==> flow/design.v <==
`timescale 1ns / 1ps
module ALUmod(
    input wire [15:0] A,
    input wire [15:0] B,
    input wire [3:0] opcode,
    output reg [15:0] S,
    input wire [3:0] opext,
    output reg [4:0] CLFZN
    );
always@(A,B,opcode,opext) 
	begin
	  casex({opcode, opext})
	    8'b0000_0101:  
		 begin
		   CLFZN = 0;
		   {CLFZN[4], S} = A + B;
			CLFZN[2] = (~A[15]&~B[15]&S[15]) | (A[15]&B[15]&~S[15]);
		 end
		 8'b0101_xxxx:  
		 begin
			CLFZN = 0;		 
		   {CLFZN[4], S} = A + B;
			CLFZN[2] = (~A[15]&~B[15]&S[15]) | (A[15]&B[15]&S[15]);
		 end
		 8'b0000_0110:  
		 begin
			CLFZN = 0;		 
		   {CLFZN[4], S} = A + B;			 
			CLFZN[2] = CLFZN[4];
		 end
		 8'b0110_xxxx:  
		 begin
			CLFZN = 0;
		   {CLFZN[4],S} = A + B;			 
			CLFZN[2] = CLFZN[4];	 
		 end
		8'b0000_1001:  
		begin
			CLFZN = 0;
			S = B - A;			
			if( A[15] != B[15] && B[15] == S[15]) CLFZN[2] = 1'b1;  
		end
		8'b1001_xxxx:  
		begin
			CLFZN = 0;
			S = B - A;			
			if( A[15] != B[15] && B[15] == S[15]) CLFZN[2] = 1'b1;  
		end 
		8'b0011_xxxx:  
		begin
			CLFZN = {1'b0,
				A > B,
				1'b0,
				A == B,
				$signed(A) > $signed(B)};
			S = 0;
		end 
		8'b1011_xxxx:  
		begin
			CLFZN = {1'b0,
						A > B,
						1'b0,
						A == B,
						$signed(A) > $signed(B)};
		   S = 0;
		end 		
		8'b0000_0001:  
		begin
		   CLFZN = 0;  
			S = A & B;
		end
		8'b0000_0010:  
		begin
			CLFZN = 0; 
			S = A | B;
		end
		8'b0000_0011:  
		begin
			CLFZN = 0;
			S = A ^ B;
		end
		8'b0000_0100:  
		begin
			CLFZN = 0;
			S = !A;
		end
		8'b0000_1100:  
		begin
			CLFZN = 0;
			S = A << 1;
		end
		8'b0000_1110:  
		begin
			CLFZN = 0;
			S = A >> 1;
		end
		8'b1110_xxxx:  
		begin
			CLFZN = 0;
			S = A >> 1;
		end
		8'b0000_0111:  
		begin
			CLFZN = 0;
			S = {A[14:0], A[0]};
		end
		8'b0000_1000:  
		begin
			CLFZN = 0;
			S = {A[15], A[15:1]};
		end
		8'b0000_1101:  
		begin
			CLFZN = 0;
			S = A;
		end
		8'b1000_xxxx:  
		begin
			CLFZN = 0;
			S = A;
		end
		8'b0111_xxxx:  
		begin
			CLFZN = 0;
			S = {A[15:8],B[7:0]};
		end
		default:
		begin
			CLFZN = 0;
			S = 0;
		end
	  endcase
	end
endmodule
`timescale 1ns / 1ps
module BusMux(
    input [1:0] Select,
    input [15:0] InputA,
    input [15:0] InputB,
    input [15:0] InputC,
	 input [15:0] InputD,
    output reg [15:0] Output
    );
	always @(*)
	begin
		case(Select)
			2'h0: Output = InputA;
			2'h1: Output = InputB;
			2'h2: Output = InputC;
			2'h3: Output = InputD;
		endcase
	end
endmodule
module Mux2(
    input [0:0] Select,
    input [15:0] InputA,
    input [15:0] InputB,
    output reg [15:0] Output
    );
	always @(*)
	begin
		case(Select)
			2'h0: Output = InputA;
			2'h1: Output = InputB;
		endcase
	end
endmodule
`timescale 1ns / 1ps
module program_counter(
    input Clock,
    input Reset,
    input increment,
	 input [7:0] In,
    input [15:0] ImmIn,
    input WriteEnable,
    output reg [15:0] PC
    );
always @(posedge Clock, negedge Reset)
begin
	if(~Reset)
		begin
		PC <= 16'H0000;
		end
	else if(WriteEnable == 1'b1)
		begin
		PC <= ImmIn;
		end
	else if(increment == 1'b1)
		begin
		PC <= PC + In;
		PC <= {PC[15],PC[15:0]} + {{9{In[7]}},In[7:0]};
		end
	else
		begin
		PC <= PC;
		end
end
endmodule
`timescale 1ns / 1ps
module Processor_Status_Register(
	 input clock,
	 input reset,
	 input enable,
    input [4:0] CZLFM_in,
    output reg[4:0] CZLFN_out 
    );
always@(posedge clock, negedge reset)
begin
	if (~reset)
		CZLFN_out <= 0;
	else	
	if (enable)
		CZLFN_out <= CZLFM_in;
end
endmodule
`timescale 1ns / 1ps
module Reg16(
    input Clock,
    input Reset,
    input Write,
    input [15:0] In,
    output reg [15:0] Out
    );
	always @(posedge Clock, negedge Reset)
	begin
		if (~Reset)
			Out <= 0;
		else if (Write)
			Out <= In;
	end
endmodule
`timescale 1ns / 1ps
module RegFile2(
    input Clock,
    input Reset,
    input WriteEnable,
    input [3:0] SelectInput,
    input [3:0] SelectA,
    input [3:0] SelectB,
    input [15:0] In,
    output [15:0] A,
    output [15:0] B
    ); 
	 reg [15:0] registers [15:0];
	 always @(posedge Clock, negedge Reset)
	 begin
		if (~Reset)
		begin
		registers[0] <= 16'h0000;
		registers[1] <= 16'h0000;
		registers[2] <= 16'h0000;
		registers[3] <= 16'h0000;
		registers[4] <= 16'h0000;
		registers[5] <= 16'h0000;
		registers[6] <= 16'h0000;
		registers[7] <= 16'h0000;
		registers[8] <= 16'h0000;
		registers[9] <= 16'h0000;
		registers[10] <= 16'h0000;
		registers[11] <= 16'h0000;
		registers[12] <= 16'h0000;
		registers[13] <= 16'h0000;
		registers[14] <= 16'h0000;
		registers[15] <= 16'h0000; 
		end
		else
		begin
			if (WriteEnable)
				registers[SelectInput] <= In;
		end
	end 
	assign A = registers[SelectA];
	assign B = registers[SelectB];
endmodule
`timescale 1ns / 1ps
module SystemClock(
    input Clock,
    input Reset,
    output reg [15:0] Time
    );
	reg [15:0] count;
	always @(posedge Clock, negedge Reset)
	begin
		if (~Reset)
			begin
				Time <= 0;
				count <= 0;
			end
		else
			begin
				if (count > 16'h61a8)
					begin
						Time <= Time + 16'h0001;
						count <= 16'h0000;
					end
				else
					count <= count + 16'h0001;
			end
	end
endmodule
`timescale 1ns / 1ps
module CPU_Controller(
    input Clock,
    input Reset,
    input [15:0] INS,
    input [4:0] PSR,
	 input [7:0] GamePad,
	 input [15:0] SerialDataIn,
	 input SerialValid,
	 input [15:0] Time,
    output reg [3:0] OpCode,
    output reg [3:0] OpExt,
    output reg RegWrite,
    output reg [3:0] RegIn,
    output reg [3:0] RegA,
    output reg [3:0] RegB,
    output reg [15:0] Immediate,
	 output reg [7:0] PCImmediate,
    output reg [1:0] SelALU,
    output reg SelMEM,
    output reg MemRW,
    output reg PCWrite,
    output reg PCIncrement,
    output reg PCReset,
    output reg IRReset,
    output reg IRWrite,
    output reg PSRReset,
	 output reg PSREnable,
	 output reg VGAS_R,
	 output reg VGAS_E,
	 output reg VGAR_R,
	 output reg VGAR_E,
	 output reg SerialWrite,
	 output reg SerialRead
    );
	 reg state;
	always@(posedge Clock, negedge Reset)
	begin
		if (~Reset)
		begin
			state <= 0;
		end
		else
		begin
			state <= ~state;
		end
	end
	always@(*)
	begin
		if (~Reset)
		begin
			OpCode = 0;
			OpExt = 0;
			RegWrite = 0;
			RegA = 0;
			RegB = 0; 
			RegIn = 0;
			Immediate = 0; 
			PCImmediate = 0;
			SelALU = 0;
			SelMEM = 0;
			MemRW = 0;
			PCWrite = 0; 
			PCIncrement = 0;
			PCReset = 0;
			IRReset = 0;
			IRWrite = 0;
			PSRReset = 0;
			PSREnable = 0;
		   VGAS_R = 0;
	      VGAS_E = 0;
	      VGAR_R = 0;
	      VGAR_E = 0;
	      SerialWrite = 0;
			SerialRead = 0;
		end
		else  
		begin
		if (~state)
		begin
			OpCode = 0;
			OpExt = 0;
			RegWrite = 0;
			RegA = 0;
			RegB = 0; 
			RegIn = 0;
			Immediate = 0; 
			PCImmediate = 0;
			SelALU = 0;
			SelMEM = 1;
			MemRW = 0;
			IRWrite = 1;
			PCWrite = 0;
			PCIncrement = 0;
			PCReset = 1;
			IRReset = 1;
			PSRReset = 1;
			PSREnable = 0;
			VGAS_R = 1;
	      VGAS_E = 0;
	      VGAR_R = 1;
	      VGAR_E = 0;
	      SerialWrite = 0;
			SerialRead = 0;
		end
		else
			begin
				PSREnable = 1;
			casex (INS[15:0])
				16'b0000_xxxx_xxxx_xxxx:
					begin
						OpCode = INS[15:12];
						OpExt = INS[11:8];
						RegWrite = 1'b1; 
						RegIn = INS[3:0];
						RegA = INS[7:4];
						RegB = INS[3:0];
						PCImmediate = 8'h01; 
						Immediate = 16'h0000; 
						SelALU = 2'b01; 
						SelMEM = 1'b0; 
						MemRW = 1'b0;
						IRWrite = 1'b0;
						PCWrite = 1'b0;
						PCIncrement = 1'b1; 
						PCReset = 1'b1;
						IRReset = 1'b1;
						PSRReset = 1'b1;
						VGAS_R = 1;
						VGAS_E = 0;
						VGAR_R = 1;
						VGAR_E = 0;
						SerialWrite = 0;
						SerialRead = 0;	
					end
				16'b0001_0000_xxxx_xxxx:
				begin
						OpCode = 4'h0;
						OpExt = 4'h0;
						RegWrite = 1'b0; 
						RegIn = 4'b0;
						RegA = 4'b0;
						RegB = 4'b0;
						if(PSR[1] == 1 || PSR[0] == 1)
							PCImmediate = 8'h01;
						else
							PCImmediate = 8'h02; 
						Immediate = 16'h0000; 
						SelALU = 2'b01; 
						SelMEM = 1'b0; 
						MemRW = 1'b0;
						IRWrite = 1'b0;
						PCWrite = 1'b0;
						PCIncrement = 1'b1; 
						PCReset = 1'b1;
						IRReset = 1'b1;
						PSRReset = 1'b1;
						VGAS_R = 1;
						VGAS_E = 0;
						VGAR_R = 1;
						VGAR_E = 0;
						SerialWrite = 0;
						SerialRead = 0;
				end
				16'b0001_0001_xxxx_xxxx:
				begin
						OpCode = 4'h0;
						OpExt = 4'h0;
						RegWrite = 1'b0; 
						RegIn = 4'b0;
						RegA = 4'b0;
						RegB = 4'b0;
						if(PSR[3] == 1 || PSR[1] == 1)
							PCImmediate = 8'h01;
						else
							PCImmediate = 8'h02; 
						Immediate = 16'h0000; 
						SelALU = 2'b01; 
						SelMEM = 1'b0; 
						MemRW = 1'b0;
						IRWrite = 1'b0;
						PCWrite = 1'b0;
						PCIncrement = 1'b1; 
						PCReset = 1'b1;
						IRReset = 1'b1;
						PSRReset = 1'b1;
						VGAS_R = 1;
						VGAS_E = 0;
						VGAR_R = 1;
						VGAR_E = 0;
						SerialWrite = 0;
						SerialRead = 0;	
				end
				16'b0001_0010_xxxx_xxxx:
				begin
						OpCode = 4'h0;
						OpExt = 4'h0;
						RegWrite = 1'b0; 
						RegIn = 4'b0;
						RegA = 4'b0;
						RegB = 4'b0;
						if(PSR[1] == 1)
							PCImmediate = 8'h01;
						else
							PCImmediate = 8'h02; 
						Immediate = 16'h0000; 
						SelALU = 2'b01; 
						SelMEM = 1'b0; 
						MemRW = 1'b0;
						IRWrite = 1'b0;
						PCWrite = 1'b0;
						PCIncrement = 1'b1; 
						PCReset = 1'b1;
						IRReset = 1'b1;
						PSRReset = 1'b1;
						VGAS_R = 1;
						VGAS_E = 0;
						VGAR_R = 1;
						VGAR_E = 0;
						SerialWrite = 0;
						SerialRead = 0;	
				end
				16'b0001_0011_xxxx_xxxx:
				begin
						OpCode = 4'h0;
						OpExt = 4'h0;
						RegWrite = 1'b0; 
						RegIn = 4'b0;
						RegA = 4'b0;
						RegB = 4'b0;
						if(PSR[1] == 0 && PSR[0] == 0)
							PCImmediate = 8'h01;
						else
							PCImmediate = 8'h02; 
						Immediate = 16'h0000; 
						SelALU = 2'b01; 
						SelMEM = 1'b0; 
						MemRW = 1'b0;
						IRWrite = 1'b0;
						PCWrite = 1'b0;
						PCIncrement = 1'b1; 
						PCReset = 1'b1;
						IRReset = 1'b1;
						PSRReset = 1'b1;
						VGAS_R = 1;
						VGAS_E = 0;
						VGAR_R = 1;
						VGAR_E = 0;
						SerialRead = 0;
						SerialWrite = 0;						
				end
				16'b0001_0100_xxxx_xxxx:
				begin
						OpCode = 4'h0;
						OpExt = 4'h0;
						RegWrite = 1'b0; 
						RegIn = 4'b0;
						RegA = 4'b0;
						RegB = 4'b0;
						if(PSR[3] == 0)
							PCImmediate = 8'h01;
						else
							PCImmediate = 8'h02; 
						Immediate = 16'h0000; 
						SelALU = 2'b01; 
						SelMEM = 1'b0; 
						MemRW = 1'b0;
						IRWrite = 1'b0;
						PCWrite = 1'b0;
						PCIncrement = 1'b1; 
						PCReset = 1'b1;
						IRReset = 1'b1;
						PSRReset = 1'b1;
						VGAS_R = 1;
						VGAS_E = 0;
						VGAR_R = 1;
						VGAR_E = 0;
						SerialRead = 0;
						SerialWrite = 0;						
				end				
				16'b0011_xxxx_xxxx_xxxx:
				begin 
						OpCode = INS[15:12];
						OpExt = INS[11:8];
						RegWrite = 1'b0;
						RegIn = 4'h0;
						RegA = INS[7:4];
						RegB = INS[3:0];
						PCImmediate = 8'h01;
						Immediate = 16'h0000; 
						SelALU = 2'b01; 
						SelMEM = 1'b0; 
						MemRW = 1'b0;
						IRWrite = 1'b0;
						PCWrite = 1'b0;
						PCIncrement = 1'b1; 
						PCReset = 1'b1;
						IRReset = 1'b1;
						PSRReset = 1'b1;
						VGAS_R = 1;
						VGAS_E = 0;
						VGAR_R = 1;
						VGAR_E = 0;
						SerialRead = 0;
						SerialWrite = 0;						
				end
				16'b0101_xxxx_xxxx_xxxx:
				begin
						OpCode = INS[15:12];
						OpExt = INS[11:8];
						RegWrite = 1'b1;
						RegIn = INS[3:0];
						RegA = 4'h0;
						RegB = INS[3:0];
						PCImmediate = 8'h01;
						Immediate = {{8{INS[11]}},INS[11:4]}; 
						SelALU = 2'b00; 
						SelMEM = 1'b0; 
						MemRW = 1'b0;
						IRWrite = 1'b0;
						PCWrite = 1'b0;
						PCIncrement = 1'b1; 
						PCReset = 1'b1;
						IRReset = 1'b1;
						PSRReset = 1'b1;
						VGAS_R = 1;
						VGAS_E = 0;
						VGAR_R = 1;
						VGAR_E = 0;
						SerialRead = 0;
						SerialWrite = 0;						
				end
				16'b0110_xxxx_xxxx_xxxx:
				begin
						OpCode = INS[15:12];
						OpExt = INS[11:8];
						RegWrite = 1'b1;
						RegIn = INS[3:0];
						RegA = 4'h0;
						RegB = INS[3:0];
						PCImmediate = 8'h01;
						Immediate = {{8{1'b0}},INS[11:4]}; 
						SelALU = 2'b00; 
						SelMEM = 1'b0; 
						MemRW = 1'b0;
						IRWrite = 1'b0;
						PCWrite = 1'b0;
						PCIncrement = 1'b1; 
						PCReset = 1'b1;
						IRReset = 1'b1;
						PSRReset = 1'b1;
						VGAS_R = 1;
						VGAS_E = 0;
						VGAR_R = 1;
						VGAR_E = 0;
						SerialRead = 0;
						SerialWrite = 0;						
				end
				16'b0111_xxxx_xxxx_xxxx:
				begin
						OpCode = INS[15:12];
						OpExt = INS[11:8];
						RegWrite = 1'b1;
						RegIn = INS[3:0];
						RegA = 4'h0;
						RegB = INS[3:0];
						PCImmediate = 8'h01;
						Immediate = {INS[11:4],{8{1'b0}}}; 
						SelALU = 2'b00; 
						SelMEM = 1'b0; 
						MemRW = 1'b0;
						IRWrite = 1'b0;
						PCWrite = 1'b0;
						PCIncrement = 1'b1; 
						PCReset = 1'b1;
						IRReset = 1'b1;
						PSRReset = 1'b1;
						VGAS_R = 1;
						VGAS_E = 0;
						VGAR_R = 1;
						VGAR_E = 0;
						SerialRead = 0;
						SerialWrite = 0;						
				end		
				16'b1000_xxxx_xxxx_xxxx:
				begin
						OpCode = INS[15:12];
						OpExt = INS[11:8];
						RegWrite = 1'b1;
						RegIn = INS[3:0];
						RegA = 4'h0;
						RegB = INS[3:0];
						PCImmediate = 8'h01;
						Immediate = {{8{1'b0}},INS[11:4]}; 
						SelALU = 2'b00; 
						SelMEM = 1'b0; 
						MemRW = 1'b0;
						IRWrite = 1'b0;
						PCWrite = 1'b0;
						PCIncrement = 1'b1; 
						PCReset = 1'b1;
						IRReset = 1'b1;
						PSRReset = 1'b1;
						VGAS_R = 1;
						VGAS_E = 0;
						VGAR_R = 1;
						VGAR_E = 0;
						SerialRead = 0;
						SerialWrite = 0;						
				end
				16'b1001_xxxx_xxxx_xxxx:
				begin
						OpCode = INS[15:12];
						OpExt = INS[11:8];
						RegWrite = 1'b1;
						RegIn = INS[3:0];
						RegA = 4'h0;
						RegB = INS[3:0];
						PCImmediate = 8'h01;
						Immediate = {{8{INS[11]}},INS[11:4]}; 
						SelALU = 2'b00; 
						SelMEM = 1'b0; 
						MemRW = 1'b0;
						IRWrite = 1'b0;
						PCWrite = 1'b0;
						PCIncrement = 1'b1; 
						PCReset = 1'b1;
						IRReset = 1'b1;
						PSRReset = 1'b1;
						VGAS_R = 1;
						VGAS_E = 0;
						VGAR_R = 1;
						VGAR_E = 0;
						SerialRead = 0;
						SerialWrite = 0;						
				end
				16'b1010_0000_xxxx_xxxx:
				begin
						OpCode = 4'h0;
						OpExt = 4'h0;
						RegWrite = 1'b0; 
						RegIn = 4'b0;
						RegA = 4'b0;
						RegB = 4'b0;
						if(PSR[1] == 1 || PSR[0] == 1)
							PCImmediate = INS[7:0];
						else
							PCImmediate = 8'h01; 
						Immediate = 16'h0000; 
						SelALU = 2'b01; 
						SelMEM = 1'b0; 
						MemRW = 1'b0;
						IRWrite = 1'b0;
						PCWrite = 1'b0;
						PCIncrement = 1'b1; 
						PCReset = 1'b1;
						IRReset = 1'b1;
						PSRReset = 1'b1;
						VGAS_R = 1;
						VGAS_E = 0;
						VGAR_R = 1;
						VGAR_E = 0;
						SerialRead = 0;
						SerialWrite = 0;						
				end
				16'b1010_0001_xxxx_xxxx:
				begin
						OpCode = 4'h0;
						OpExt = 4'h0;
						RegWrite = 1'b0; 
						RegIn = 4'b0;
						RegA = 4'b0;
						RegB = 4'b0;
						if(PSR[3] == 1 || PSR[1] == 1)
							PCImmediate = INS[7:0];
						else
							PCImmediate = 8'h01; 
						Immediate = 16'h0000; 
						SelALU = 2'b01; 
						SelMEM = 1'b0; 
						MemRW = 1'b0;
						IRWrite = 1'b0;
						PCWrite = 1'b0;
						PCIncrement = 1'b1; 
						PCReset = 1'b1;
						IRReset = 1'b1;
						PSRReset = 1'b1;
						VGAS_R = 1;
						VGAS_E = 0;
						VGAR_R = 1;
						VGAR_E = 0;
						SerialRead = 0;
						SerialWrite = 0;						
				end
				16'b1010_0010_xxxx_xxxx:
				begin
						OpCode = 4'h0;
						OpExt = 4'h0;
						RegWrite = 1'b0; 
						RegIn = 4'b0;
						RegA = 4'b0;
						RegB = 4'b0;
						if(PSR[1] == 1)
							PCImmediate = INS[7:0];
						else
							PCImmediate = 8'h01; 
						Immediate = 16'h0000; 
						SelALU = 2'b01; 
						SelMEM = 1'b0; 
						MemRW = 1'b0;
						IRWrite = 1'b0;
						PCWrite = 1'b0;
						PCIncrement = 1'b1; 
						PCReset = 1'b1;
						IRReset = 1'b1;
						PSRReset = 1'b1;
						VGAS_R = 1;
						VGAS_E = 0;
						VGAR_R = 1;
						VGAR_E = 0;
						SerialRead = 0;
						SerialWrite = 0;						
				end
				16'b1010_0011_xxxx_xxxx:
				begin
						OpCode = 4'h0;
						OpExt = 4'h0;
						RegWrite = 1'b0; 
						RegIn = 4'b0;
						RegA = 4'b0;
						RegB = 4'b0;
						if(PSR[1] == 0 && PSR[0] == 0)
							PCImmediate = INS[7:0];
						else
							PCImmediate = 8'h01; 
						Immediate = 16'h0000; 
						SelALU = 2'b01; 
						SelMEM = 1'b0; 
						MemRW = 1'b0;
						IRWrite = 1'b0;
						PCWrite = 1'b0;
						PCIncrement = 1'b1; 
						PCReset = 1'b1;
						IRReset = 1'b1;
						PSRReset = 1'b1;
						VGAS_R = 1;
						VGAS_E = 0;
						VGAR_R = 1;
						VGAR_E = 0;
						SerialRead = 0;
						SerialWrite = 0;						
				end
				16'b1010_0100_xxxx_xxxx:
				begin
						OpCode = 4'h0;
						OpExt = 4'h0;
						RegWrite = 1'b0; 
						RegIn = 4'b0;
						RegA = 4'b0;
						RegB = 4'b0;
						if(PSR[3] == 0)
							PCImmediate = INS[7:0];
						else
							PCImmediate = 8'h01; 
						Immediate = 16'h0000; 
						SelALU = 2'b01; 
						SelMEM = 1'b0; 
						MemRW = 1'b0;
						IRWrite = 1'b0;
						PCWrite = 1'b0;
						PCIncrement = 1'b1; 
						PCReset = 1'b1;
						IRReset = 1'b1;
						PSRReset = 1'b1;
						VGAS_R = 1;
						VGAS_E = 0;
						VGAR_R = 1;
						VGAR_E = 0;
						SerialRead = 0;
						SerialWrite = 0;						
				end
				16'b1010_0101_xxxx_xxxx:
				begin
						OpCode = 4'h0;
						OpExt = 4'h0;
						RegWrite = 1'b0; 
						RegIn = 4'b0;
						RegA = 4'b0;
						RegB = 4'b0;
						PCImmediate = INS[7:0]; 
						Immediate = 16'h0000; 
						SelALU = 2'b01; 
						SelMEM = 1'b0; 
						MemRW = 1'b0;
						IRWrite = 1'b0;
						PCWrite = 1'b0;
						PCIncrement = 1'b1; 
						PCReset = 1'b1;
						IRReset = 1'b1;
						PSRReset = 1'b1;
						VGAS_R = 1;
						VGAS_E = 0;
						VGAR_R = 1;
						VGAR_E = 0;
						SerialRead = 0;
						SerialWrite = 0;						
				end				
				16'b1100_0000_xxxx_xxxx:
				begin
						OpCode = 4'b0000;
						OpExt = 4'b1101;
						RegWrite = 1'b0; 
						RegIn = 4'b0;
						RegA = INS[7:4];
						RegB = 4'b0;
						PCImmediate = 8'h00;
						Immediate = 16'h0000; 
						SelALU = 2'b01; 
						SelMEM = 1'b0; 
						MemRW = 1'b0;
						IRWrite = 1'b0;
						PCWrite = 1'b1;
						PCIncrement = 1'b0; 
						PCReset = 1'b1;
						IRReset = 1'b1;
						PSRReset = 1'b1;
						VGAS_R = 1;
						VGAS_E = 0;
						VGAR_R = 1;
						VGAR_E = 0;
						SerialRead = 0;
						SerialWrite = 0;						
				end
				16'b1100_0001_xxxx_xxxx:
				begin
						OpCode = 4'b0000;
						OpExt = 4'b1101;
						RegWrite = 1'b1; 
						RegIn = INS[3:0];
						RegA = 4'b0;
						RegB = 4'b0;
						PCImmediate = 8'h01;
						Immediate = 16'h0000; 
						SelALU = 2'b11; 
						SelMEM = 1'b0; 
						MemRW = 1'b0;
						IRWrite = 1'b0;
						PCWrite = 1'b0;
						PCIncrement = 1'b1; 
						PCReset = 1'b1;
						IRReset = 1'b1;
						PSRReset = 1'b1;
						VGAS_R = 1;
						VGAS_E = 0;
						VGAR_R = 1;
						VGAR_E = 0;
						SerialRead = 0;
						SerialWrite = 0;						
				end
				16'b1011_xxxx_xxxx_xxxx:
				begin 
						OpCode = INS[15:12];
						OpExt = INS[11:8];
						RegWrite = 1'b0;
						RegIn = 4'h0;
						RegA = INS[7:4];
						RegB = INS[3:0];
						PCImmediate = 8'h01;
						Immediate = {{8{INS[11]}},INS[11:4]}; 
						SelALU = 2'b00; 
						SelMEM = 1'b0; 
						MemRW = 1'b0;
						IRWrite = 1'b0;
						PCWrite = 1'b0;
						PCIncrement = 1'b1; 
						PCReset = 1'b1;
						IRReset = 1'b1;
						PSRReset = 1'b1;
						VGAS_R = 1;
						VGAS_E = 0;
						VGAR_R = 1;
						VGAR_E = 0;
						SerialRead = 0;
						SerialWrite = 0;						
				end
				16'b0100_0000_XXXX_XXXX:
				begin
						OpCode = 4'b0000;
						OpExt = 4'b1101;
						RegWrite = 1'b1;
						RegIn = INS[3:0];
						RegA = 4'h0;
						RegB = INS[7:4];
						PCImmediate = 8'h01;
						Immediate = 16'h0000; 
						SelALU = 2'b10; 
						SelMEM = 1'b0; 
						MemRW = 1'b0;
						IRWrite = 1'b0;
						PCWrite = 1'b0;
						PCIncrement = 1'b1; 
						PCReset = 1'b1;
						IRReset = 1'b1;
						PSRReset = 1'b1;
						VGAS_R = 1;
						VGAS_E = 0;
						VGAR_R = 1;
						VGAR_E = 0;
						SerialRead = 0;
						SerialWrite = 0;						
				end
				16'b0100_0001_XXXX_XXXX:
				begin
						OpCode = 4'b0000;
						OpExt = 4'b1101;
						RegWrite = 1'b0;
						RegIn = 4'h0;
						RegA = INS[3:0];
						RegB = INS[7:4];
						PCImmediate = 8'h01;
						Immediate = 16'h0000; 
						SelALU = 2'b01; 
						SelMEM = 1'b0; 
						MemRW = 1'b1;
						IRWrite = 1'b1;
						PCWrite = 1'b0;
						PCIncrement = 1'b1; 
						PCReset = 1'b1;
						IRReset = 1'b1;
						PSRReset = 1'b1;
						VGAS_R = 1;
						VGAS_E = 0;
						VGAR_R = 1;
						VGAR_E = 0;
						SerialRead = 0;
						SerialWrite = 0;						
				end
				16'b1101_0000_xxxx_xxxx:
				begin
						OpCode = 4'b0000;
						OpExt = 4'b1101;
						RegWrite = 1'b0;
						RegIn = 4'h0;
						RegA = INS[7:4];
						RegB = 4'h0;
						PCImmediate = 8'h01;
						Immediate = 16'h0000; 
						SelALU = 2'b01; 
						SelMEM = 1'b0; 
						MemRW = 1'b0;
						IRWrite = 1'b0;
						PCWrite = 1'b0;
						PCIncrement = 1'b1; 
						PCReset = 1'b1;
						IRReset = 1'b1;
						PSRReset = 1'b1;
						VGAS_R = 1;
						VGAS_E = 1;
						VGAR_R = 1;
						VGAR_E = 0;
						SerialRead = 0;
						SerialWrite = 0;						
				end	
				16'b1101_0001_xxxx_xxxx:
				begin
						OpCode = 4'b0000;
						OpExt = 4'b1101;
						RegWrite = 1'b0;
						RegIn = 4'h0;
						RegA = INS[7:4];
						RegB = 4'h0;
						PCImmediate = 8'h01;
						Immediate = 16'h0000; 
						SelALU = 2'b01; 
						SelMEM = 1'b0; 
						MemRW = 1'b0;
						IRWrite = 1'b0;
						PCWrite = 1'b0;
						PCIncrement = 1'b1; 
						PCReset = 1'b1;
						IRReset = 1'b1;
						PSRReset = 1'b1;
						VGAS_R = 1;
						VGAS_E = 0;
						VGAR_R = 1;
						VGAR_E = 1;
						SerialRead = 0;
						SerialWrite = 0;						
				end	
				16'b1101_0010_xxxx_xxxx:
				begin
						OpCode = 4'b0000;
						OpExt = 4'b1101;
						RegWrite = SerialValid; 
						RegIn = INS[3:0];
						RegA = 4'b0;
						RegB = 4'b0;
						if(~SerialValid)
							PCImmediate = 8'h01;
						else
							PCImmediate = 8'h02; 
						Immediate = SerialDataIn; 
						SelALU = 2'b00; 
						SelMEM = 1'b0; 
						MemRW = 1'b0;
						IRWrite = 1'b0;
						PCWrite = 1'b0;
						PCIncrement = 1'b1; 
						PCReset = 1'b1;
						IRReset = 1'b1;
						PSRReset = 1'b1;
						VGAS_R = 1;
						VGAS_E = 0;
						VGAR_R = 1;
						VGAR_E = 0;
						SerialRead = 1;
						SerialWrite = 0;						
				end
				16'b1101_0011_xxxx_xxxx:
				begin
						OpCode = 4'b0000;
						OpExt = 4'b1101;
						RegWrite = 1'b0; 
						RegIn = 4'b0;
						RegA = INS[7:4];
						RegB = 4'b0;
						PCImmediate = 8'h01; 
						Immediate = 16'h0000; 
						SelALU = 2'b01; 
						SelMEM = 1'b0; 
						MemRW = 1'b0;
						IRWrite = 1'b0;
						PCWrite = 1'b0;
						PCIncrement = 1'b1; 
						PCReset = 1'b1;
						IRReset = 1'b1;
						PSRReset = 1'b1;
						VGAS_R = 1;
						VGAS_E = 0;
						VGAR_R = 1;
						VGAR_E = 0;
						SerialRead = 0;
						SerialWrite = 1;						
				end				
				16'b1101_0100_xxxx_xxxx:
				begin
						OpCode = 4'b0000;
						OpExt = 4'b1101;
						RegWrite = 1'b1;
						RegIn = INS[3:0];
						RegA = 4'h0;
						RegB = 4'h0;
						PCImmediate = 8'h01;
						Immediate = {8'h00,GamePad[7:0]}; 
						SelALU = 2'b00; 
						SelMEM = 1'b0; 
						MemRW = 1'b0;
						IRWrite = 1'b0;
						PCWrite = 1'b0;
						PCIncrement = 1'b1; 
						PCReset = 1'b1;
						IRReset = 1'b1;
						PSRReset = 1'b1;
						VGAS_R = 1;
						VGAS_E = 0;
						VGAR_R = 1;
						VGAR_E = 0;
						SerialRead = 0;
						SerialWrite = 0;						
				end
				16'b1101_0101_xxxx_xxxx:
				begin
						OpCode = 4'b0000;
						OpExt = 4'b1101;
						RegWrite = 1'b1;
						RegIn = INS[3:0];
						RegA = 4'h0;
						RegB = 4'h0;
						PCImmediate = 8'h01;
						Immediate = Time; 
						SelALU = 2'b00; 
						SelMEM = 1'b0; 
						MemRW = 1'b0;
						IRWrite = 1'b0;
						PCWrite = 1'b0;
						PCIncrement = 1'b1; 
						PCReset = 1'b1;
						IRReset = 1'b1;
						PSRReset = 1'b1;
						VGAS_R = 1;
						VGAS_E = 0;
						VGAR_R = 1;
						VGAR_E = 0;
						SerialRead = 0;
						SerialWrite = 0;						
				end								
				16'bXXXX_XXXX_XXXX_XXXX:
				begin
						OpCode = 0;
						OpExt = 0;
						RegWrite = 1'b0;
						RegIn = 0;
						RegA = 0;
						RegB = 0;
						PCImmediate = 8'h01;
						Immediate = {{8{1'b1}},INS[11:4]}; 
						SelALU = 2'b00; 
						SelMEM = 2'b00; 
						MemRW = 1'b0;
						IRWrite = 1'b0;
						PCWrite = 1'b0;
						PCIncrement = 1'b1; 
						PCReset = 1'b1;
						IRReset = 1'b1;
						PSRReset = 1'b1;
						VGAS_R = 1;
						VGAS_E = 0;
						VGAR_R = 1;
						VGAR_E = 0;
						SerialRead = 0;
						SerialWrite = 0;						
				end
			endcase
			end
		end
	end
endmodule
`timescale 1ns / 1ps
module CPU(
    input Clock,
    input Reset,
    input [15:0] Mem_Data,
	 input SerialValid,
	 input [15:0] SerialDataIn,
	 input [7:0] GamePad,
    output [15:0] Mem_Addr,
    output Mem_Write,
    output [15:0] Data_Out,
	 output [15:0] VGA_Start,
	 output [15:0] VGA_Row,
	 output SerialSend,
	 output SerialRead,
	 output [15:0] SerialDataOut
    );
	 wire [15:0] INS_TO_CPU;
	 wire [4:0] PSR_TO_CPU;
	 wire [3:0] OpCode;
	 wire [3:0] OpExt;
	 wire [3:0] RegIn;
	 wire [3:0] RegA;
	 wire [3:0] RegB;
	 wire [15:0] Immediate;
	 wire [7:0] PCImmediate;
	 wire [1:0] SelALU;
	 wire [15:0] A_to_Mux;
	 wire [15:0] A_to_ALU;
	 wire [15:0] B;
	 wire [15:0] S;
	 wire [15:0] PC_OUT;
	 wire [4:0] ALU_TO_PSR;
	 wire [15:0] Time;
	 CPU_Controller CPU_Control(Clock, Reset, INS_TO_CPU, PSR_TO_CPU, 
											GamePad, SerialDataIn, SerialValid, Time,
											OpCode, OpExt, RegWrite, RegIn, RegA, RegB, 
											Immediate, PCImmediate, SelALU, SelMEM, 
											Mem_Write, PCWrite, PCIncrement, 
											PCReset, IRReset, IRWrite, PSRReset, PSREnable,
											VGAS_R, VGAS_E, VGAR_R, VGAR_E,
											SerialSend, SerialRead);
	 RegFile2 rf(Clock, Reset, RegWrite, RegIn, RegA, RegB, S, A_to_Mux, B);
	 ALUmod brain(A_to_ALU, B, OpCode, S, OpExt, ALU_TO_PSR);
	 BusMux alu_mux(SelALU, Immediate, A_to_Mux, Mem_Data, PC_OUT, A_to_ALU);
	 Mux2 mem_mux(SelMEM, B, PC_OUT, Mem_Addr);
	 program_counter pc(Clock, PCReset, PCIncrement, PCImmediate, S, PCWrite, PC_OUT);
	 Processor_Status_Register psr( Clock, PSRReset, PSREnable, ALU_TO_PSR, PSR_TO_CPU);
	 Reg16 InstructionRegister( Clock, IRReset,IRWrite, Mem_Data, INS_TO_CPU);
	 Reg16 VGASRegister( Clock, VGAS_R, VGAS_E, S, VGA_Start);
	 Reg16 VGARRegister( Clock, VGAR_R, VGAR_E, S, VGA_Row);
	 SystemClock timer(Clock, Reset, Time);
	 assign Data_Out = S;
	 assign SerialDataOut = S;
endmodule
### Reports on CPU

The steps from the RTL of CPU to its reports follow in flow order.
Line numbers count from 1 in the design file above.
A cell with n/a has no value.

| inputs | value |
|---|---|
| top | CPU |
| clock | Clock |
| library | sky130hd |
| timing corner | tt_025C_1v80 |

### Word-level counts

Counts by Yosys on the flattened word-level netlist (proc, flatten, opt, wreduce). Print and check cells are left out.

| storage and ports | value |
|---|---|
| input port bits | 43 |
| flip-flop bits (word level) | 357 |
| output and inout port bits | 83 |
| elaborated cells | 269 |

| operators by class | value |
|---|---|
| bitwise operators | 17 |
| add/sub/neg operators | 5 |
| reductions and logical operators | 43 |
| magnitude comparators | 3 |
| eq/ne operators | 99 |
| multiplexer cells | 78 |

Operators by type and width:

| kind | count |
|---|---|
| parallel mux 16 bit (select 16 bit) | 2 |
| parallel mux 16 bit (select 12 bit) | 1 |
| == test 4 bit (second input constant) | 31 |
| == test 8 bit (second input constant) | 14 |
| parallel mux 16 bit (select 7 bit) | 1 |
| parallel mux 8 bit (select 13 bit) | 1 |
| 2-to-1 mux 16 bit | 5 |
| == test 4 x 3 -> 1 bit (second input constant) | 18 |
| parallel mux 16 bit (select 4 bit) | 1 |
| 2-to-1 mux 8 bit | 7 |
| 2-to-1 mux 4 bit | 12 |
| == test 8 x 4 -> 1 bit (second input constant) | 5 |
| == test 8 x 5 -> 1 bit (second input constant) | 5 |
| adder 16 x 1 -> 16 bit (second input constant) | 2 |
| > comparator 16 bit | 2 |
| AND reduction 2 bit | 16 |
| == test 4 x 2 -> 1 bit (second input constant) | 8 |
| == test 8 x 3 -> 1 bit (second input constant) | 4 |
| parallel mux 16 bit (select 2 bit) | 1 |
| 2-to-1 mux 1 bit | 32 |
| parallel mux 4 bit (select 2 bit) | 3 |
| OR reduction 10 bit | 2 |
| OR reduction 20 bit | 1 |
| OR reduction 18 bit | 1 |
| 2-to-1 mux 2 bit | 9 |
| adder 16 x 16 -> 17 bit | 1 |
| > comparator 16 x 15 -> 1 bit (second input constant) | 1 |
| subtractor 16 bit | 1 |

Other operator kinds: 31; their cells: 58.

### Depth

Depth = most cells in a row (Yosys ltp): at word level without a register or memory, in the mapped netlist without a sequential cell, where the memories' decode and read muxes count.

| depth | value |
|---|---|
| depth in word-level cells | 13 |
| ABC_AREA | 0 |
| depth in mapped cells | 30 |
| mapped depth without buffers | 25 |

### Synthesis result

Yosys stat after the flow's synthesis: flattened, memories mapped to cells. It holds for the ABC_AREA given above (unset counts as 0); a run with the other value may have another netlist.
The area totals of this step are shown rounded.

Cell types:

| type | count | total area (um^2) |
|---|---|---|
| sky130_fd_sc_hd__dfrtp_1 | 356 | 8.91E+03 |
| sky130_fd_sc_hd__mux2_2 | 128 | 1.44E+03 |
| sky130_fd_sc_hd__a21oi_1 | 213 | 1.07E+03 |
| sky130_fd_sc_hd__ha_1 | 82 | 1.03E+03 |
| sky130_fd_sc_hd__nor2_1 | 260 | 975.936 |
| sky130_fd_sc_hd__o21ai_0 | 169 | 845.811 |
| sky130_fd_sc_hd__nand2_1 | 205 | 769.488 |
| sky130_fd_sc_hd__a22oi_1 | 100 | 750.72 |
| sky130_fd_sc_hd__clkbuf_1 | 163 | 611.837 |
| sky130_fd_sc_hd__a222oi_1 | 47 | 470.451 |
| sky130_fd_sc_hd__a221oi_1 | 39 | 341.578 |
| sky130_fd_sc_hd__nand3_1 | 68 | 340.326 |
| sky130_fd_sc_hd__inv_1 | 88 | 330.317 |
| sky130_fd_sc_hd__a22o_1 | 28 | 245.235 |
| sky130_fd_sc_hd__and3_1 | 38 | 237.728 |
| sky130_fd_sc_hd__nand4_1 | 32 | 200.192 |
| sky130_fd_sc_hd__nor3_1 | 38 | 190.182 |
| sky130_fd_sc_hd__xnor2_1 | 20 | 175.168 |

Other cell types: 83; their cells: 571.

| mapped netlist | value |
|---|---|
| mapped area | 23500 um^2 |
| mapped cells | 2645 |
| mapped flip-flops | 356 |
| area of sequential cells | 8910 um^2 |
| buffers | 227 |

By module: a second synthesis without flattening, with its own total; a netlist apart from the flattened one above.

| unflattened totals | value |
|---|---|
| cells (unflattened synthesis) | 2391 |
| area (unflattened synthesis) | 24900 um^2 |

Rows give one instance, submodules left out.

By module:

| module | cells | sequential area (um^2) | instances | area (um^2) |
|---|---|---|---|---|
| RegFile2 | 1170 | 6410 | 1 | 13800 |
| ALUmod | 505 | 0.0 | 1 | 3570 |
| Reg16 | 34 | 400 | 3 | 649 |
| CPU_Controller | 236 | 25.0 | 1 | 1540 |
| SystemClock | 139 | 801 | 1 | 1530 |
| program_counter | 175 | 400 | 1 | 1500 |
| BusMux | 20 | 0.0 | 1 | 424 |
| Mux2 | 18 | 0.0 | 1 | 249 |
| Processor_Status_Register | 10 | 125 | 1 | 181 |
| CPU | 16 | 0.0 | 1 | 120 |

### Worst setup path after synthesis

Path of least setup slack by OpenSTA after synthesis, without wires, with an ideal clock, recovery checks aside; 20% of the period is set as input and as output delay. Where synthesis merged equal registers, the netlist keeps one of their names.

| path post-synthesis | value |
|---|---|
| kind | input to output |
| start point | input port Reset |
| end point | output port SerialDataOut[14] |
| period | 13.0 ns |
| slack | 2.207 ns |
| input delay | 2.600 ns |
| launch time at the first pin | 2.600 ns |
| delay of the path | 5.593 ns |
| driving pins on the path | 28 |
| data arrival time | 8.193 ns |
| path buffers | 7 |
| output delay | 2.600 ns |
| required time | 10.400 ns |
| synthesis period reached | 10.793 ns |

"delay of the path" is the arrival time less input delay plus setup time.
At an output port there is no setup time.
"driving pins on the path" counts driving pins, that of a launching flip-flop among them; a cell with two outputs on the path counts twice.
"synthesis period reached" is the clock period less the worst setup slack; recovery checks do not enter. This is arithmetic on one report: input and output delays are still those of the set period (20% each).
Between the ends stands the longest chain of elaborated cells between them, by number of cells; it is not shown to be the way that was timed. Of several equally long chains one is given.
A line is the first line of the expression or statement that the cell stems from. Yosys adds cells for indexed reads and writes and turns some case tables into memories.

| on the way, post-synthesis | value |
|---|---|
| cells stage by stage | sky130_fd_sc_hd__clkbuf_1 sky130_fd_sc_hd__and2_1 sky130_fd_sc_hd__buf_2 sky130_fd_sc_hd__nand2_1 sky130_fd_sc_hd__a311o_1 sky130_fd_sc_hd__a21oi_1 sky130_fd_sc_hd__buf_2 sky130_fd_sc_hd__buf_1 sky130_fd_sc_hd__a22oi_1 sky130_fd_sc_hd__o22a_1 sky130_fd_sc_hd__a31o_2 sky130_fd_sc_hd__inv_1 sky130_fd_sc_hd__ha_1 sky130_fd_sc_hd__inv_1 sky130_fd_sc_hd__fa_1 sky130_fd_sc_hd__nor2b_1 sky130_fd_sc_hd__o21ai_0 sky130_fd_sc_hd__a21oi_1 sky130_fd_sc_hd__o211ai_1 sky130_fd_sc_hd__a2111oi_0 sky130_fd_sc_hd__o31ai_1 sky130_fd_sc_hd__o31ai_1 sky130_fd_sc_hd__o221a_2 sky130_fd_sc_hd__o2111a_1 sky130_fd_sc_hd__clkbuf_1 sky130_fd_sc_hd__clkbuf_1 sky130_fd_sc_hd__inv_1 sky130_fd_sc_hd__buf_4 |
| cells in the longest elaborated chain | 6 |
| elaborated cells on any way between the ends | 73 |
| those cells by class | add/sub: 2; eq/ne: 51; mux: 10; logic: 3; reduce/logical: 7 |

Ends and longest elaborated chain, post-synthesis:

| element | RTL line | source |
|---|---|---|
| start: declaration | 1231 | `input Reset,` |
| 2-to-1 mux 4 bit | 350 | `if (~Reset)` |
| == test 4 bit | 272 | `assign A = registers[SelectA];` |
| parallel mux 16 bit (select 16 bit) | 272 |  |
| parallel mux 16 bit (select 4 bit) | 146 | `case(Select)` |
| subtractor 16 bit | 40 | `S = B - A;` |
| parallel mux 16 bit (select 12 bit) | 12 | `casex({opcode, opext})` |
| end: declaration | 1243 | `output [15:0] SerialDataOut` |

Some nets on the timed path still bear RTL names; the line given drives or declares the net.

Named nets, post-synthesis:

| net | RTL line |
|---|---|
| Data_Out[14] | 12 |

### Path in the finished layout

Path of least setup slack in the final report of job 1 (OpenROAD, finished layout, wires in). Where an end is a register, its clock arrival counts in the times.

| path post-layout | value |
|---|---|
| kind | input to output |
| start point | input port Reset |
| end point | output port Data_Out[14] |
| period | 12.8 ns |
| path buffers | 3 |
| launch time at the first pin | 2.56 ns |
| input delay | 2.56 ns |
| slack | 0.62 ns |
| data arrival time | 9.62 ns |
| required time | 10.24 ns |
| output delay | 2.56 ns |
| driving pins on the path | 21 |

Between the ends stands the longest chain of elaborated cells between them, by number of cells; it is not shown to be the way that was timed. Of several equally long chains one is given.

| on the way, post-layout | value |
|---|---|
| cells stage by stage | sky130_fd_sc_hd__buf_8 sky130_fd_sc_hd__and2_2 sky130_fd_sc_hd__o311a_1 sky130_fd_sc_hd__o211a_1 sky130_fd_sc_hd__nor2_1 sky130_fd_sc_hd__buf_4 sky130_fd_sc_hd__o22ai_1 sky130_fd_sc_hd__o31ai_2 sky130_fd_sc_hd__inv_1 sky130_fd_sc_hd__ha_1 sky130_fd_sc_hd__nor2b_1 sky130_fd_sc_hd__o21ai_0 sky130_fd_sc_hd__a21oi_1 sky130_fd_sc_hd__o211ai_1 sky130_fd_sc_hd__a2111oi_0 sky130_fd_sc_hd__o31ai_1 sky130_fd_sc_hd__o31ai_1 sky130_fd_sc_hd__o221a_2 sky130_fd_sc_hd__o2111a_1 sky130_fd_sc_hd__inv_1 sky130_fd_sc_hd__clkdlybuf4s50_1 |
| cells in the longest elaborated chain | 6 |
| elaborated cells on any way between the ends | 73 |
| those cells by class | add/sub: 2; eq/ne: 51; mux: 10; logic: 3; reduce/logical: 7 |

Ends and longest elaborated chain, post-layout:

| element | RTL line | source |
|---|---|---|
| start: declaration | 1231 | `input Reset,` |
| 2-to-1 mux 4 bit | 350 | `if (~Reset)` |
| == test 4 bit | 272 | `assign A = registers[SelectA];` |
| parallel mux 16 bit (select 16 bit) | 272 |  |
| parallel mux 16 bit (select 4 bit) | 146 | `case(Select)` |
| subtractor 16 bit | 40 | `S = B - A;` |
| parallel mux 16 bit (select 12 bit) | 12 | `casex({opcode, opext})` |
| end: declaration | 1238 | `output [15:0] Data_Out,` |

## Implementation results

Below are 5 stored runs of the flow (Yosys, OpenROAD; platform sky130hd) on CPU, each with its settings and what was measured, unordered. Constraints: input delay and output delay 20% of the set period each, output load 0.01 pF.
"reached clock period" is the run's clock period less its worst setup slack. It is reckoned from that one timing run; input and output delays stay at 20% of the period that was set.
"worst setup path time" means the part of the period allowed to the worst setup path (the constraints hold back 20% at inputs and 20% at outputs) less its slack; where the path has registers, the arrival times of their clocks count too.
By "overall power" is meant OpenSTA's value without simulated activity: inputs other than the clock are taken to toggle once in ten clock periods, and the tool carries that through the logic.
Measured values are rounded.

#### Job 1

| setting | value |
|---|---|
| CORE_UTILIZATION | `29` |
| PLACE_DENSITY | `0.6` |
| period_ns | `12.8` |
| CAP_MARGIN | `20` |
| CORE_MARGIN | `2` |
| SLEW_MARGIN | `20` |

| result | value |
|---|---|
| overall power | 4.79 mW |
| post-synthesis cell area | 23500 um^2 |
| worst-case hold slack | 0.478 ns |
| worst setup path time | 7.06 ns |
| worst setup path type | input to output |
| worst slack on setup checks | 0.623 ns |
| area inside the die boundary | 83300 um^2 |
| final utilization | 34.5% |
| reached clock period | 12.177 ns |

#### Job 2

| setting | value |
|---|---|
| CAP_MARGIN | `35` |
| CORE_MARGIN | `4` |
| CORE_UTILIZATION | `33` |
| CTS_CLUSTER_SIZE | `42` |
| GPL_TIMING_DRIVEN | `0` |
| MAX_ROUTING_LAYER | `met4` |
| PLACE_DENSITY_LB_ADDON | `0.16` |
| SLEW_MARGIN | `15` |
| period_ns | `8.91` |

| result | value |
|---|---|
| overall power | 7.86 mW |
| post-synthesis cell area | 23500 um^2 |
| worst-case hold slack | 0.479 ns |
| worst setup path time | 7.13 ns |
| worst setup path type | register to output |
| worst slack on setup checks | -0.005 ns |
| area inside the die boundary | 75500 um^2 |
| final utilization | 44.6% |
| reached clock period | 8.915 ns |

#### Job 3

| setting | value |
|---|---|
| CELL_PAD_IN_SITES_GLOBAL_PLACEMENT | `2` |
| CORE_UTILIZATION | `51` |
| CTS_CLUSTER_DIAMETER | `264` |
| CTS_CLUSTER_SIZE | `100` |
| GPL_ROUTABILITY_DRIVEN | `1` |
| GPL_TIMING_DRIVEN | `1` |
| MAX_ROUTING_LAYER | `met4` |
| MIN_ROUTING_LAYER | `met2` |
| PLACE_DENSITY_LB_ADDON | `0.27` |
| SLEW_MARGIN | `5` |
| period_ns | `19.0` |
| CAP_MARGIN | `20` |
| CORE_MARGIN | `2` |

Did not finish, routing stopped with GRT-0116.

#### Job 4

| setting | value |
|---|---|
| CAP_MARGIN | `35` |
| CELL_PAD_IN_SITES_DETAIL_PLACEMENT | `2` |
| CORE_ASPECT_RATIO | `0.71` |
| CORE_MARGIN | `3` |
| CORE_UTILIZATION | `22` |
| GPL_TIMING_DRIVEN | `0` |
| PLACE_DENSITY | `0.52` |
| SLEW_MARGIN | `0` |
| TNS_END_PERCENT | `80` |
| period_ns | `7.28` |

| result | value |
|---|---|
| overall power | 11.3 mW |
| post-synthesis cell area | 23500 um^2 |
| worst-case hold slack | 0.486 ns |
| worst setup path time | 7.32 ns |
| worst setup path type | register to output |
| worst slack on setup checks | -1.50 ns |
| area inside the die boundary | 111000 um^2 |
| final utilization | 31.9% |
| reached clock period | 8.777 ns |

#### Job 5

| setting | value |
|---|---|
| CORE_UTILIZATION | `40` |
| PLACE_DENSITY | `0.6` |
| period_ns | `12.8` |
| CAP_MARGIN | `20` |
| CORE_MARGIN | `2` |
| SLEW_MARGIN | `20` |

| result | value |
|---|---|
| overall power | 4.82 mW |
| post-synthesis cell area | 23500 um^2 |
| worst-case hold slack | 0.482 ns |
| worst setup path time | 7.11 ns |
| worst setup path type | input to output |
| worst slack on setup checks | 0.572 ns |
| area inside the die boundary | 60700 um^2 |
| final utilization | 47.2% |
| reached clock period | 12.228 ns |
